==> flow/design.v <==
`timescale 1ns/1ps
module rotation #(
	parameter DSIZE		= 16
)(
	input				clock,
	input				rst_n,
	input [DSIZE-1:0]	idata,
	input [DSIZE-1:0]	comp,
	output[DSIZE-1:0]	odata,
	output				cmp_rel			 
);
reg [DSIZE-1:0]	data_reg;
always@(posedge clock,negedge rst_n)
	if(~rst_n)	data_reg	<= {DSIZE{1'b0}};
	else begin
		if(comp > idata)
				data_reg	<= idata;
		else	data_reg	<= idata - comp;
	end   
reg 			cmp_reg;
always@(posedge clock)
	cmp_reg		<= !(comp > idata);
assign	odata	= data_reg;
assign	cmp_rel	= cmp_reg;
endmodule
`timescale 1ns/1ps
module shift_add #(
	parameter	DSIZE	= 16,
	parameter	SNUM	= 0
)(
	input				clock	,
	input				en		,
	input [DSIZE-1:0]	X       ,
	input [DSIZE-1:0]	Y       ,
	output[DSIZE-1:0]	Z       
);
reg [DSIZE:0]		data;
always@(posedge clock)
	if(en)	data	<= X + (Y>>SNUM);
	else	data	<= X;
assign	Z = data[DSIZE]? {DSIZE{1'b1}} : data[DSIZE-1:0];
endmodule
`timescale 1ns/1ps
module shift_sub #(
	parameter	DSIZE	= 16,
	parameter	SNUM
)(
	input				clock	,
	input				en		,
	input [DSIZE-1:0]	X		,
	input [DSIZE-1:0]	Y		,
	output[DSIZE-1:0]	Z
);
reg [DSIZE:0]	data;
always@(posedge clock)
	if(en)	data	<= X - (Y>>SNUM);
	else	data	<= X;
assign	Z	= data[DSIZE]? {DSIZE{1'b0}} : data[DSIZE-1:0];
endmodule
`timescale 1ns/1ps
module collect_cos #(
	parameter		DSIZE	= 16,
	parameter		SEL		= 16
)(
	input				clock	,
	input				en		,
	input [DSIZE-1:0]	X		,
	output[DSIZE-1:0]	Y
);
localparam		CSIZE	= DSIZE;
localparam		COS_45_000		=  0.7071 * 2**CSIZE,      
                COS_26_565      =  0.8944 * 2**CSIZE,
                COS_14_036      =  0.9701 * 2**CSIZE,
                COS_7_1250      =  0.9923 * 2**CSIZE,
                COS_3_5763      =  0.9981 * 2**CSIZE,
                COS_1_7899      =  0.9995 * 2**CSIZE,
                COS_0_8952      =  0.9999 * 2**CSIZE,
                COS_0_4476      =  1.0000 * 2**CSIZE,
                COS_0_2238      =  1.0000 * 2**CSIZE,
                COS_0_1119      =  1.0000 * 2**CSIZE,
                COS_0_0560      =  1.0000 * 2**CSIZE,
                COS_0_0280      =  1.0000 * 2**CSIZE,
                COS_0_0140      =  1.0000 * 2**CSIZE,
                COS_0_0070      =  1.0000 * 2**CSIZE,
                COS_0_0035      =  1.0000 * 2**CSIZE,
                COS_0_0017      =  1.0000 * 2**CSIZE,
	            COS_0_0009	    =  1.0000 * 2**CSIZE;
wire [CSIZE:0]	cos_cf [16:0]	;
assign	cos_cf[ 0]	= COS_45_000		;
assign	cos_cf[ 1]	= COS_26_565		;
assign	cos_cf[ 2]	= COS_14_036		;
assign	cos_cf[ 3]	= COS_7_1250		;
assign	cos_cf[ 4]	= COS_3_5763		;
assign	cos_cf[ 5]	= COS_1_7899		;
assign	cos_cf[ 6]	= COS_0_8952		;
assign	cos_cf[ 7]	= COS_0_4476		;
assign	cos_cf[ 8]	= COS_0_2238		;
assign	cos_cf[ 9]	= COS_0_1119		;
assign	cos_cf[10]	= COS_0_0560		;
assign	cos_cf[11]	= COS_0_0280		;
assign	cos_cf[12]	= COS_0_0140		;
assign	cos_cf[13]	= COS_0_0070		;
assign	cos_cf[14]	= COS_0_0035		;
assign	cos_cf[15]	= COS_0_0017		;
assign	cos_cf[16]	= COS_0_0009		;
localparam [4:0]	SM = (SEL > 16)? 16 : SEL; 
reg [DSIZE+CSIZE-1:0]		mul_data;
always@(posedge clock)
	case(SM)
	5'd0	: mul_data	<= en? X * cos_cf[ 0]	: X << CSIZE ;
	5'd1    : mul_data	<= en? X * cos_cf[ 1]   : X << CSIZE ;
    5'd2    : mul_data	<= en? X * cos_cf[ 2]   : X << CSIZE ;
    5'd3    : mul_data	<= en? X * cos_cf[ 3]   : X << CSIZE ;
    5'd4    : mul_data	<= en? X * cos_cf[ 4]   : X << CSIZE ;
    5'd5    : mul_data	<= en? X * cos_cf[ 5]   : X << CSIZE ;
    5'd6    : mul_data	<= en? X * cos_cf[ 6]   : X << CSIZE ;
    5'd7    : mul_data	<= en? X * cos_cf[ 7]   : X << CSIZE ;
    5'd8    : mul_data	<= en? X * cos_cf[ 8]   : X << CSIZE ;
    5'd9    : mul_data	<= en? X * cos_cf[ 9]   : X << CSIZE ;
    5'd10   : mul_data	<= en? X * cos_cf[10]   : X << CSIZE ;
    5'd11   : mul_data	<= en? X * cos_cf[11]   : X << CSIZE ;
    5'd12   : mul_data	<= en? X * cos_cf[12]   : X << CSIZE ;
    5'd13   : mul_data	<= en? X * cos_cf[13]   : X << CSIZE ;
    5'd14   : mul_data	<= en? X * cos_cf[14]   : X << CSIZE ;
	5'd15   : mul_data	<= en? X * cos_cf[15]   : X << CSIZE ;
	5'd16   : mul_data	<= en? X * cos_cf[16]   : X << CSIZE ;  
	default : mul_data	<= X << DSIZE;
	endcase
assign	Y = mul_data[CSIZE+DSIZE-1-:DSIZE];
endmodule
`timescale 1ns/1ps
module sin_cos #(
	parameter	ASIZE	=	16,
	parameter	DSIZE	= 	16,
	parameter	RNUM	= 	16
)(
	input				clock 	,
	input [ASIZE-1:0]	angle   ,
	output[DSIZE-1:0]	cos		,
	output[DSIZE-1:0]	sin		
);
localparam	RSIZE	= (RNUM > 16)? 16 : RNUM;
localparam		Angle_45		= 45*2**     (1*ASIZE)	/90,			 
				Angle_26		= 26.5651*2**(1*ASIZE)	/90,       
				Angle_14		= 14.0362*2**(1*ASIZE)	/90,       
				Angle_7			= 7.1250*2** (1*ASIZE)	/90,        
				Angle_3			= 3.5763*2** (1*ASIZE)	/90,        
				Angle_1_7899	= 1.7899*2** (1*ASIZE)	/90,        
				Angle_0_8952	= 0.8952*2** (1*ASIZE)	/90,        
				Angle_0_4476	= 0.4476*2** (1*ASIZE)	/90,        
				Angle_0_2238	= 0.2238*2** (1*ASIZE)	/90,        
				Angle_0_1119	= 0.1119*2** (1*ASIZE)	/90,
				Angle_0_0560	= 0.0560*2** (1*ASIZE)	/90,
				Angle_0_0280	= 0.0280*2** (1*ASIZE)	/90,    	
                Angle_0_0140    = 0.0140*2** (1*ASIZE)	/90,
                Angle_0_0070    = 0.0070*2** (1*ASIZE)	/90,
                Angle_0_0035    = 0.0035*2** (1*ASIZE)	/90,
                Angle_0_0017    = 0.0017*2** (1*ASIZE)	/90,
                Angle_0_0009    = 0.0009*2** (1*ASIZE)	/90;
wire [ASIZE-1:0]	ANGLE [16:0];
assign	ANGLE [ 0]	= Angle_45				;    
assign	ANGLE [ 1]	= Angle_26	            ;
assign	ANGLE [ 2]	= Angle_14	            ;
assign	ANGLE [ 3]	= Angle_7		        ;
assign	ANGLE [ 4]	= Angle_3		        ;
assign	ANGLE [ 5]	= Angle_1_7899          ;
assign	ANGLE [ 6]	= Angle_0_8952          ;
assign	ANGLE [ 7]	= Angle_0_4476          ;
assign	ANGLE [ 8]	= Angle_0_2238          ;
assign	ANGLE [ 9]	= Angle_0_1119          ;
assign	ANGLE [10]	= Angle_0_0560          ;
assign	ANGLE [11]	= Angle_0_0280          ;
assign	ANGLE [12]	= Angle_0_0140          ;
assign	ANGLE [13]	= Angle_0_0070          ;
assign	ANGLE [14]	= Angle_0_0035          ;
assign	ANGLE [15]	= Angle_0_0017          ;
assign	ANGLE [16]	= Angle_0_0009          ;
wire[ASIZE-1:0]		angle_value	[RSIZE-1:0];
wire[ASIZE-1:0]		angle_rotate_result [RSIZE-1:0];	 
reg [RSIZE-1:0]		rotation_occure;
wire[RSIZE-1:0]		shift_en;			
assign	angle_value[0] = angle;
genvar II;
generate
for(II=0;II<RSIZE;II=II+1)begin:LOOP_BLOCK
rotation #(
	.DSIZE			(ASIZE)
)rotation_inst(
	.clock			(clock						),
	.rst_n          (1'b1						),
	.idata          (angle_value[II]			),
	.comp           (ANGLE[II]					),
	.odata          (angle_rotate_result[II]	),
	.cmp_rel		(shift_en[II]				)
);
if(II != (RSIZE-1))begin
assign	angle_value[II+1]	= angle_rotate_result[II];
end
end
endgenerate
wire[DSIZE:0]	xcoords_value 	[RSIZE-1:0];
wire[DSIZE:0]	ycoords_value	[RSIZE-1:0];
wire[DSIZE:0]	x_shift_result [RSIZE-1:0];
wire[DSIZE:0]	y_shift_result [RSIZE-1:0];
assign	xcoords_value[0]	= 1'b1<<DSIZE;
assign	ycoords_value[0]	= {DSIZE{1'b0}};
generate
for (II = 0;II<RSIZE;II=II+1)begin:SHIFT_BLOCK
shift_sub #(
	.DSIZE		(DSIZE+1		),
	.SNUM 		(II				)
)shift_sub_inst(
	.clock		(clock					),
	.en			(shift_en[II]           ),
	.X			(xcoords_value[II]          ),
	.Y			(ycoords_value[II]          ),
	.Z      	(x_shift_result[II]   )
);
shift_add #(
	.DSIZE		(DSIZE+1		),
	.SNUM 		(II				)
)shift_add_inst(
	.clock		(clock					),
	.en			(shift_en[II]           ),
	.X			(ycoords_value[II]          ),
	.Y			(xcoords_value[II]          ),
	.Z      	(y_shift_result[II]   )
);
if(II != (RSIZE-1))begin
assign	ycoords_value[II+1] = y_shift_result[II];
assign	xcoords_value[II+1]	= x_shift_result[II];
end
end
endgenerate
wire[DSIZE-1:0]		cos_coeff [RSIZE-1:0];
wire[DSIZE-1:0]		cos_coeff_result [RSIZE-1:0];
assign	cos_coeff[0]	= {DSIZE{1'b1}};
generate
for(II=0;II<RSIZE;II=II+1)begin:COS_COEFF_BLOCK
collect_cos #(
	.DSIZE			(DSIZE		),
	.SEL			(II			)
)collect_cos_inst(
	.clock			(clock					),
	.en				(shift_en[II]           ),
	.X				(cos_coeff[II]          ),
	.Y      		(cos_coeff_result[II]   )
);
if(II != (RSIZE-1))begin
assign	 cos_coeff[II+1] = cos_coeff_result[II];
end
end
endgenerate
reg [DSIZE+DSIZE:0]		X_reg,Y_reg;
always@(posedge clock)begin
	X_reg	<=  cos_coeff_result[RSIZE-1][DSIZE-1:0] *  x_shift_result[RSIZE-1][DSIZE-:(DSIZE+1)]; 
	Y_reg	<=  cos_coeff_result[RSIZE-1][DSIZE-1:0] *  y_shift_result[RSIZE-1][DSIZE-:(DSIZE+1)]; 
end
assign	cos	= X_reg[DSIZE+DSIZE-1-:DSIZE];
assign	sin	= Y_reg[DSIZE+DSIZE-1-:DSIZE];
endmodule
Reports on sin_cos --
What the tools print for sin_cos, step after step. Line numbers count from 1 in the design file above. Operators carry their Yosys type and port widths (W data, S select, Z words). Cell names lack the library's common part. Not given: n/a
Design: top sin_cos, clock port clock, library sky130hd, corner tt_025C_1v80

Word level --
Counts by Yosys on the flattened word-level netlist (proc, flatten, opt, wreduce). Print and check cells are left out. Cells with the same type and inputs are merged into one.
Operators by class: muxes and demuxes 83, $lt $le $gt $ge 16, multiply operators 8, reduce/logical cells 16, $add $sub $neg 45
Operator list (number):
- $mul A16 B16 Y32 const B | 5
- $mux W17 | 61
- $mul A16 B17 Y32 | 2
- $mul A16 B13 Y29 const B | 1
- $mux W16 | 15
- $mux W32 | 6
- $mux W31 | 1
- $add A17 B10 Y18 | 1
- $sub A17 B10 Y18 | 1
- $add A17 B11 Y18 | 1
- $sub A17 B11 Y18 | 1
- $add A17 B12 Y18 | 1
- $sub A17 B12 Y18 | 1
- $add A17 B13 Y18 | 1
- $sub A17 B13 Y18 | 1
- $add A17 B14 Y18 | 1
- $sub A17 B14 Y18 | 1
- $add A17 B15 Y18 | 1
- $sub A17 B15 Y18 | 1
- $sub A17 B16 Y18 const A | 1
- $add A17 B16 Y18 const B | 1
- $add A17 B2 Y18 | 1
- $sub A17 B2 Y18 | 1
- $add A17 B3 Y18 | 1
- $sub A17 B3 Y18 | 1
- $add A17 B4 Y18 | 1
- $sub A17 B4 Y18 | 1
- $add A17 B5 Y18 | 1
Not listed: further kinds 41, cells in them 56.
Bit counts: register bits 1152, output and inout bits 32, elaborated cells 278, input port bits 17

Logic depth --
Yosys ltp: most cells in a row. Word level: on the elaborated netlist, between registers, memories and ports. Mapped: between sequential cells and ports; inverters and the memories' decode and read muxes count.
Depth: word-level depth 3, ABC_AREA 0, mapped depth 26, depth with buffers taken out 23

Mapped cells and area --
The flow's flattened synthesis, as Yosys stat reports it; memories are mapped. The netlist is that of the ABC_AREA named above (0 if unset); the other value can give another one. The area totals of this step are shown rounded.
Cell types:
- dfxtp_1 | number 970, area in all 1.94E+04 um^2
- fa_1 | number 919, area in all 1.84E+04 um^2
- ha_1 | number 916, area in all 1.15E+04 um^2
- inv_1 | number 1393, area in all 5.23E+03 um^2
- xnor2_1 | number 305, area in all 2.67E+03 um^2
- nand2_1 | number 607, area in all 2.28E+03 um^2
- nor2_1 | number 506, area in all 1.9E+03 um^2
- xor2_1 | number 191, area in all 1.67E+03 um^2
- a21oi_1 | number 317, area in all 1.59E+03 um^2
- and2_1 | number 249, area in all 1.56E+03 um^2
- nor2b_1 | number 218, area in all 1.36E+03 um^2
- o21ai_0 | number 236, area in all 1.18E+03 um^2
- mux2_2 | number 93, area in all 1.05E+03 um^2
- a21o_1 | number 128, area in all 960.922 um^2
- nor3_1 | number 169, area in all 845.811 um^2
- or2_2 | number 119, area in all 744.464 um^2
- clkbuf_1 | number 196, area in all 735.706 um^2
- nand3_1 | number 95, area in all 475.456 um^2
Other cell types: 81; their cells: 741.
Synthesis totals: chip area (Yosys) 79100 um^2, sequential part of the area 19400 um^2, buffer cells 213, cell count 8368, flip-flops 970
By module: a second synthesis without flattening, with its own total; a netlist apart from the flattened one above.
Second synthesis, totals: cells (unflattened synthesis) 13511, area total of the unflattened synthesis 123000 um^2
Each row is one instance without its submodules.
By module:
- rotation #(DSIZE=16) | instances 16, area 1620 um^2, sequential area 420 um^2, cells 188
- sin_cos | instances 1, area 17400 um^2, sequential area 641 um^2, cells 1937
- collect_cos | instances 1, area 6300 um^2, sequential area 320 um^2, cells 642
- collect_cos | instances 1, area 5820 um^2, sequential area 320 um^2, cells 617
- collect_cos | instances 1, area 5620 um^2, sequential area 320 um^2, cells 549
- collect_cos | instances 1, area 5340 um^2, sequential area 320 um^2, cells 565
- collect_cos | instances 1, area 5270 um^2, sequential area 320 um^2, cells 572
- collect_cos | instances 1, area 4870 um^2, sequential area 320 um^2, cells 525
- collect_cos | instances 1, area 4260 um^2, sequential area 320 um^2, cells 454
- shift_sub | instances 1, area 1700 um^2, sequential area 360 um^2, cells 211
- shift_sub | instances 1, area 1640 um^2, sequential area 360 um^2, cells 201
- shift_add | instances 1, area 1590 um^2, sequential area 360 um^2, cells 196
- shift_add | instances 1, area 1590 um^2, sequential area 360 um^2, cells 192
- shift_sub | instances 1, area 1540 um^2, sequential area 360 um^2, cells 197
Modules not listed: 36.

Worst setup path after synthesis --
Source: OpenSTA report_checks on the synthesized netlist (no wires, ideal clock, input and output delay 20% of the period each), path of least setup slack; recovery checks are left aside. Register names are those of the netlist, which keeps one name where synthesis merged equal registers.
Timing path post-synthesis: kind reg-to-reg, start reg SHIFT_BLOCK[15].shift_add_inst.data[17], end reg Y_reg[29], path buffers 4, arrival 6.490 ns, required time 6.381 ns, path delay 6.609 ns, period 6.5 ns, library setup time 0.119 ns, driving pins on the path 25, time at the first pin 0.000 ns, setup slack -0.109 ns, synthesis period reached 6.609 ns
"path delay" = arrival - input delay + setup time. "driving pins on the path" counts driving pins, that of a launching flip-flop among them; a cell with two outputs on the path counts twice. "synthesis period reached" is the clock period less the worst setup slack; recovery checks do not enter. This is arithmetic on one report: input and output delays are still those of the set period (20% each). The rows between start and end are the longest chain of elaborated cells between them; the timing report does not say that the signal goes this way. Where chains are equally long, one stands for them. A line is the first line of the expression or statement that the cell stems from. Yosys adds cells for indexed reads and writes and turns some case tables into memories.
On the way, post-synthesis: path through dfxtp_1 -> clkbuf_1 -> clkbuf_1 -> or2_2 -> clkbuf_1 -> clkbuf_1 -> nand2_1 -> fa_1 -> fa_1 -> fa_1 -> fa_1 -> inv_1 -> fa_1 -> inv_1 -> fa_1 -> inv_1 -> ha_1 -> nand2_1 -> or4b_2 -> a211oi_1 -> or4b_1 -> a31oi_1 -> o21ai_1 -> a21oi_1 -> xnor2_1, cells in the longest elaborated chain 2, elaborated cells on any way between the ends 2, source lines of those cells 2, classes of those cells 1 x mul; 1 x mux
Ends and longest elaborated chain, post-synthesis:
- start, declared | RTL line 37 | reg [DSIZE:0] data;
- start, assigned | RTL line 39 | if(en) data <= X + (Y>>SNUM);
- start, assigned | RTL line 40 | else data <= X;
- $mux W17 | RTL line 41 | assign Z = data[DSIZE]? {DSIZE{1'b1}} : data[DSIZE-1:0];
- $mul A16 B17 Y32 | RTL line 257 | Y_reg <= cos_coeff_result[RSIZE-1][DSIZE-1:0] * y_shift_result[RSIZE-1][DSIZE-:(DSIZE+1)];
- end, assigned | RTL line 257

Timing after layout --
From the final timing report of entry A: the path of least setup slack in the routed layout; clock arrival at registers is part of the times.
Timing path post-layout: kind reg-to-reg, start reg SHIFT_BLOCK[15].shift_add_inst.data[17], end reg Y_reg[26], setup slack 0.28 ns, library setup time 0.12 ns, period 6.5 ns, arrival 6.81 ns, required time 7.09 ns, path buffers 3, driving pins on the path 23, time at the first pin 0.74 ns
The rows between start and end are the longest chain of elaborated cells between them; the timing report does not say that the signal goes this way. Where chains are equally long, one stands for them.
On the way, post-layout: path through dfxtp_2 -> buf_4 -> or2_2 -> and2_1 -> fa_1 -> fa_1 -> fa_1 -> fa_1 -> fa_1 -> inv_1 -> fa_1 -> inv_1 -> ha_1 -> buf_4 -> a21oi_1 -> o21a_1 -> a2bb2oi_1 -> nand4_1 -> nand2_2 -> buf_4 -> o21ai_0 -> a211oi_1 -> nor2_1, cells in the longest elaborated chain 2, elaborated cells on any way between the ends 2, source lines of those cells 2, classes of those cells 1 x mul; 1 x mux
Ends and longest elaborated chain, post-layout:
- start, declared | RTL line 37 | reg [DSIZE:0] data;
- start, assigned | RTL line 39 | if(en) data <= X + (Y>>SNUM);
- start, assigned | RTL line 40 | else data <= X;
- $mux W17 | RTL line 41 | assign Z = data[DSIZE]? {DSIZE{1'b1}} : data[DSIZE-1:0];
- $mul A16 B17 Y32 | RTL line 257 | Y_reg <= cos_coeff_result[RSIZE-1][DSIZE-1:0] * y_shift_result[RSIZE-1][DSIZE-:(DSIZE+1)];
- end, assigned | RTL line 257

Subject: flow runs of sin_cos

Hi,

Stored flow runs of sin_cos (4 of them; Yosys, OpenROAD, sky130hd). They differ in their settings and are not a sequence. Constraints: input delay and output delay 20% of the set period each, output load 0.01 pF.
"clock period achieved": clock period set for the run, less the worst setup slack. It is reckoned from that one timing run; input and output delays stay at 20% of the period that was set.
"worst path time" = time allowed to the worst setup path (clock period - input delay - output delay, where it has them) - its slack; a late launch clock adds to it, a late capture clock takes from it.
The measured numbers are rounded.

[entry A] flow files
==> flow/run.sh <==
#!/bin/bash
# the make line also repeats the synthesis and layout settings of config.mk as NAME=value (left out here)
make -C /OpenROAD-flow-scripts/flow DESIGN_CONFIG=/design/flow/config.mk WORK_HOME=/design/flow/orfs CLKGATE_MAP_FILE= finish
==> flow/config.mk <==
export PLATFORM = sky130hd
export DESIGN_NAME = sin_cos
export DESIGN_NICKNAME = sin_cos
export VERILOG_FILES = /design/flow/design.v
export SDC_FILE = /design/flow/constraint.sdc
export NUM_CORES = 4
export LEC_CHECK = 0
export CAP_MARGIN = 20
export CORE_MARGIN = 2
export CORE_UTILIZATION = 40
export SLEW_MARGIN = 20
==> flow/constraint.sdc <==
create_clock -name core_clock -period 6.5 [get_ports {clock}]
set_input_delay 1.3000 -clock core_clock [delete_from_list [all_inputs] [get_ports {clock}]]
set_output_delay 1.3000 -clock core_clock [all_outputs]
set_load 0.01 [all_outputs]

[entry A] result: total negative slack 0.000 ns; mapped cell area after synthesis 79100 um^2; area of the standard cells in the finished layout 87300 um^2; full die area 201000 um^2; smallest setup slack 0.277 ns; worst hold slack in the final report 0.297 ns; utilization 0.443; worst path time 6.22 ns; critical path type reg-to-reg; clock period achieved 6.223 ns

[entry B] flow files
==> flow/run.sh <==
#!/bin/bash
# the make line also repeats the synthesis and layout settings of config.mk as NAME=value (left out here)
make -C /OpenROAD-flow-scripts/flow DESIGN_CONFIG=/design/flow/config.mk WORK_HOME=/design/flow/orfs CLKGATE_MAP_FILE= finish
==> flow/config.mk <==
export PLATFORM = sky130hd
export DESIGN_NAME = sin_cos
export DESIGN_NICKNAME = sin_cos
export VERILOG_FILES = /design/flow/design.v
export SDC_FILE = /design/flow/constraint.sdc
export NUM_CORES = 4
export LEC_CHECK = 0
export CAP_MARGIN = 15
export CORE_MARGIN = 9
export CORE_UTILIZATION = 38
export CTS_CLUSTER_DIAMETER = 354
export CTS_CLUSTER_SIZE = 53
export MAX_ROUTING_LAYER = met5
export MIN_ROUTING_LAYER = met2
export PLACE_DENSITY_LB_ADDON = 0.04
export SETUP_SLACK_MARGIN = 0.21
export SLEW_MARGIN = 20
export TNS_END_PERCENT = 35
==> flow/constraint.sdc <==
create_clock -name core_clock -period 3.83 [get_ports {clock}]
set_input_delay 0.7660 -clock core_clock [delete_from_list [all_inputs] [get_ports {clock}]]
set_output_delay 0.7660 -clock core_clock [all_outputs]
set_load 0.01 [all_outputs]

[entry B] result: total negative slack -189 ns; mapped cell area after synthesis 79100 um^2; worst hold slack in the final report 0.270 ns; full die area 225000 um^2; clock period achieved 6.249 ns; area of the standard cells in the finished layout 92600 um^2; utilization 0.447; worst path time 6.25 ns; critical path type reg-to-reg; smallest setup slack -2.42 ns

[entry C] flow files
==> flow/run.sh <==
#!/bin/bash
# the make line also repeats the synthesis and layout settings of config.mk as NAME=value (left out here)
make -C /OpenROAD-flow-scripts/flow DESIGN_CONFIG=/design/flow/config.mk WORK_HOME=/design/flow/orfs CLKGATE_MAP_FILE= finish
==> flow/config.mk <==
export PLATFORM = sky130hd
export DESIGN_NAME = sin_cos
export DESIGN_NICKNAME = sin_cos
export VERILOG_FILES = /design/flow/design.v
export SDC_FILE = /design/flow/constraint.sdc
export NUM_CORES = 4
export LEC_CHECK = 0
export CAP_MARGIN = 20
export CORE_ASPECT_RATIO = 1.49
export CORE_MARGIN = 2
export CORE_UTILIZATION = 40
export CTS_CLUSTER_DIAMETER = 66
export GPL_ROUTABILITY_DRIVEN = 0
export SLEW_MARGIN = 20
==> flow/constraint.sdc <==
create_clock -name core_clock -period 6.5 [get_ports {clock}]
set_input_delay 1.3000 -clock core_clock [delete_from_list [all_inputs] [get_ports {clock}]]
set_output_delay 1.3000 -clock core_clock [all_outputs]
set_load 0.01 [all_outputs]

[entry C] result: mapped cell area after synthesis 79100 um^2; clock period achieved 6.297 ns; smallest setup slack 0.203 ns; area of the standard cells in the finished layout 87300 um^2; worst path time 6.30 ns; critical path type reg-to-reg; worst hold slack in the final report 0.292 ns; full die area 201000 um^2; total negative slack 0.000 ns; utilization 0.443

[entry D] flow files
==> flow/run.sh <==
#!/bin/bash
# the make line also repeats the synthesis and layout settings of config.mk as NAME=value (left out here)
make -C /OpenROAD-flow-scripts/flow DESIGN_CONFIG=/design/flow/config.mk WORK_HOME=/design/flow/orfs CLKGATE_MAP_FILE= finish
==> flow/config.mk <==
export PLATFORM = sky130hd
export DESIGN_NAME = sin_cos
export DESIGN_NICKNAME = sin_cos
export VERILOG_FILES = /design/flow/design.v
export SDC_FILE = /design/flow/constraint.sdc
export NUM_CORES = 4
export LEC_CHECK = 0
export ABC_AREA = 1
export CAP_MARGIN = 20
export CORE_ASPECT_RATIO = 0.75
export CORE_MARGIN = 2
export CORE_UTILIZATION = 40
export CTS_CLUSTER_DIAMETER = 66
export GPL_ROUTABILITY_DRIVEN = 0
export SLEW_MARGIN = 40
==> flow/constraint.sdc <==
create_clock -name core_clock -period 6.5 [get_ports {clock}]
set_input_delay 1.3000 -clock core_clock [delete_from_list [all_inputs] [get_ports {clock}]]
set_output_delay 1.3000 -clock core_clock [all_outputs]
set_load 0.01 [all_outputs]

[entry D] result: utilization 0.439; area of the standard cells in the finished layout 94200 um^2; mapped cell area after synthesis 86600 um^2; total negative slack 0.000 ns; smallest setup slack 0.388 ns; worst hold slack in the final report 0.267 ns; worst path time 6.11 ns; critical path type reg-to-reg; clock period achieved 6.112 ns; full die area 220000 um^2

Regards
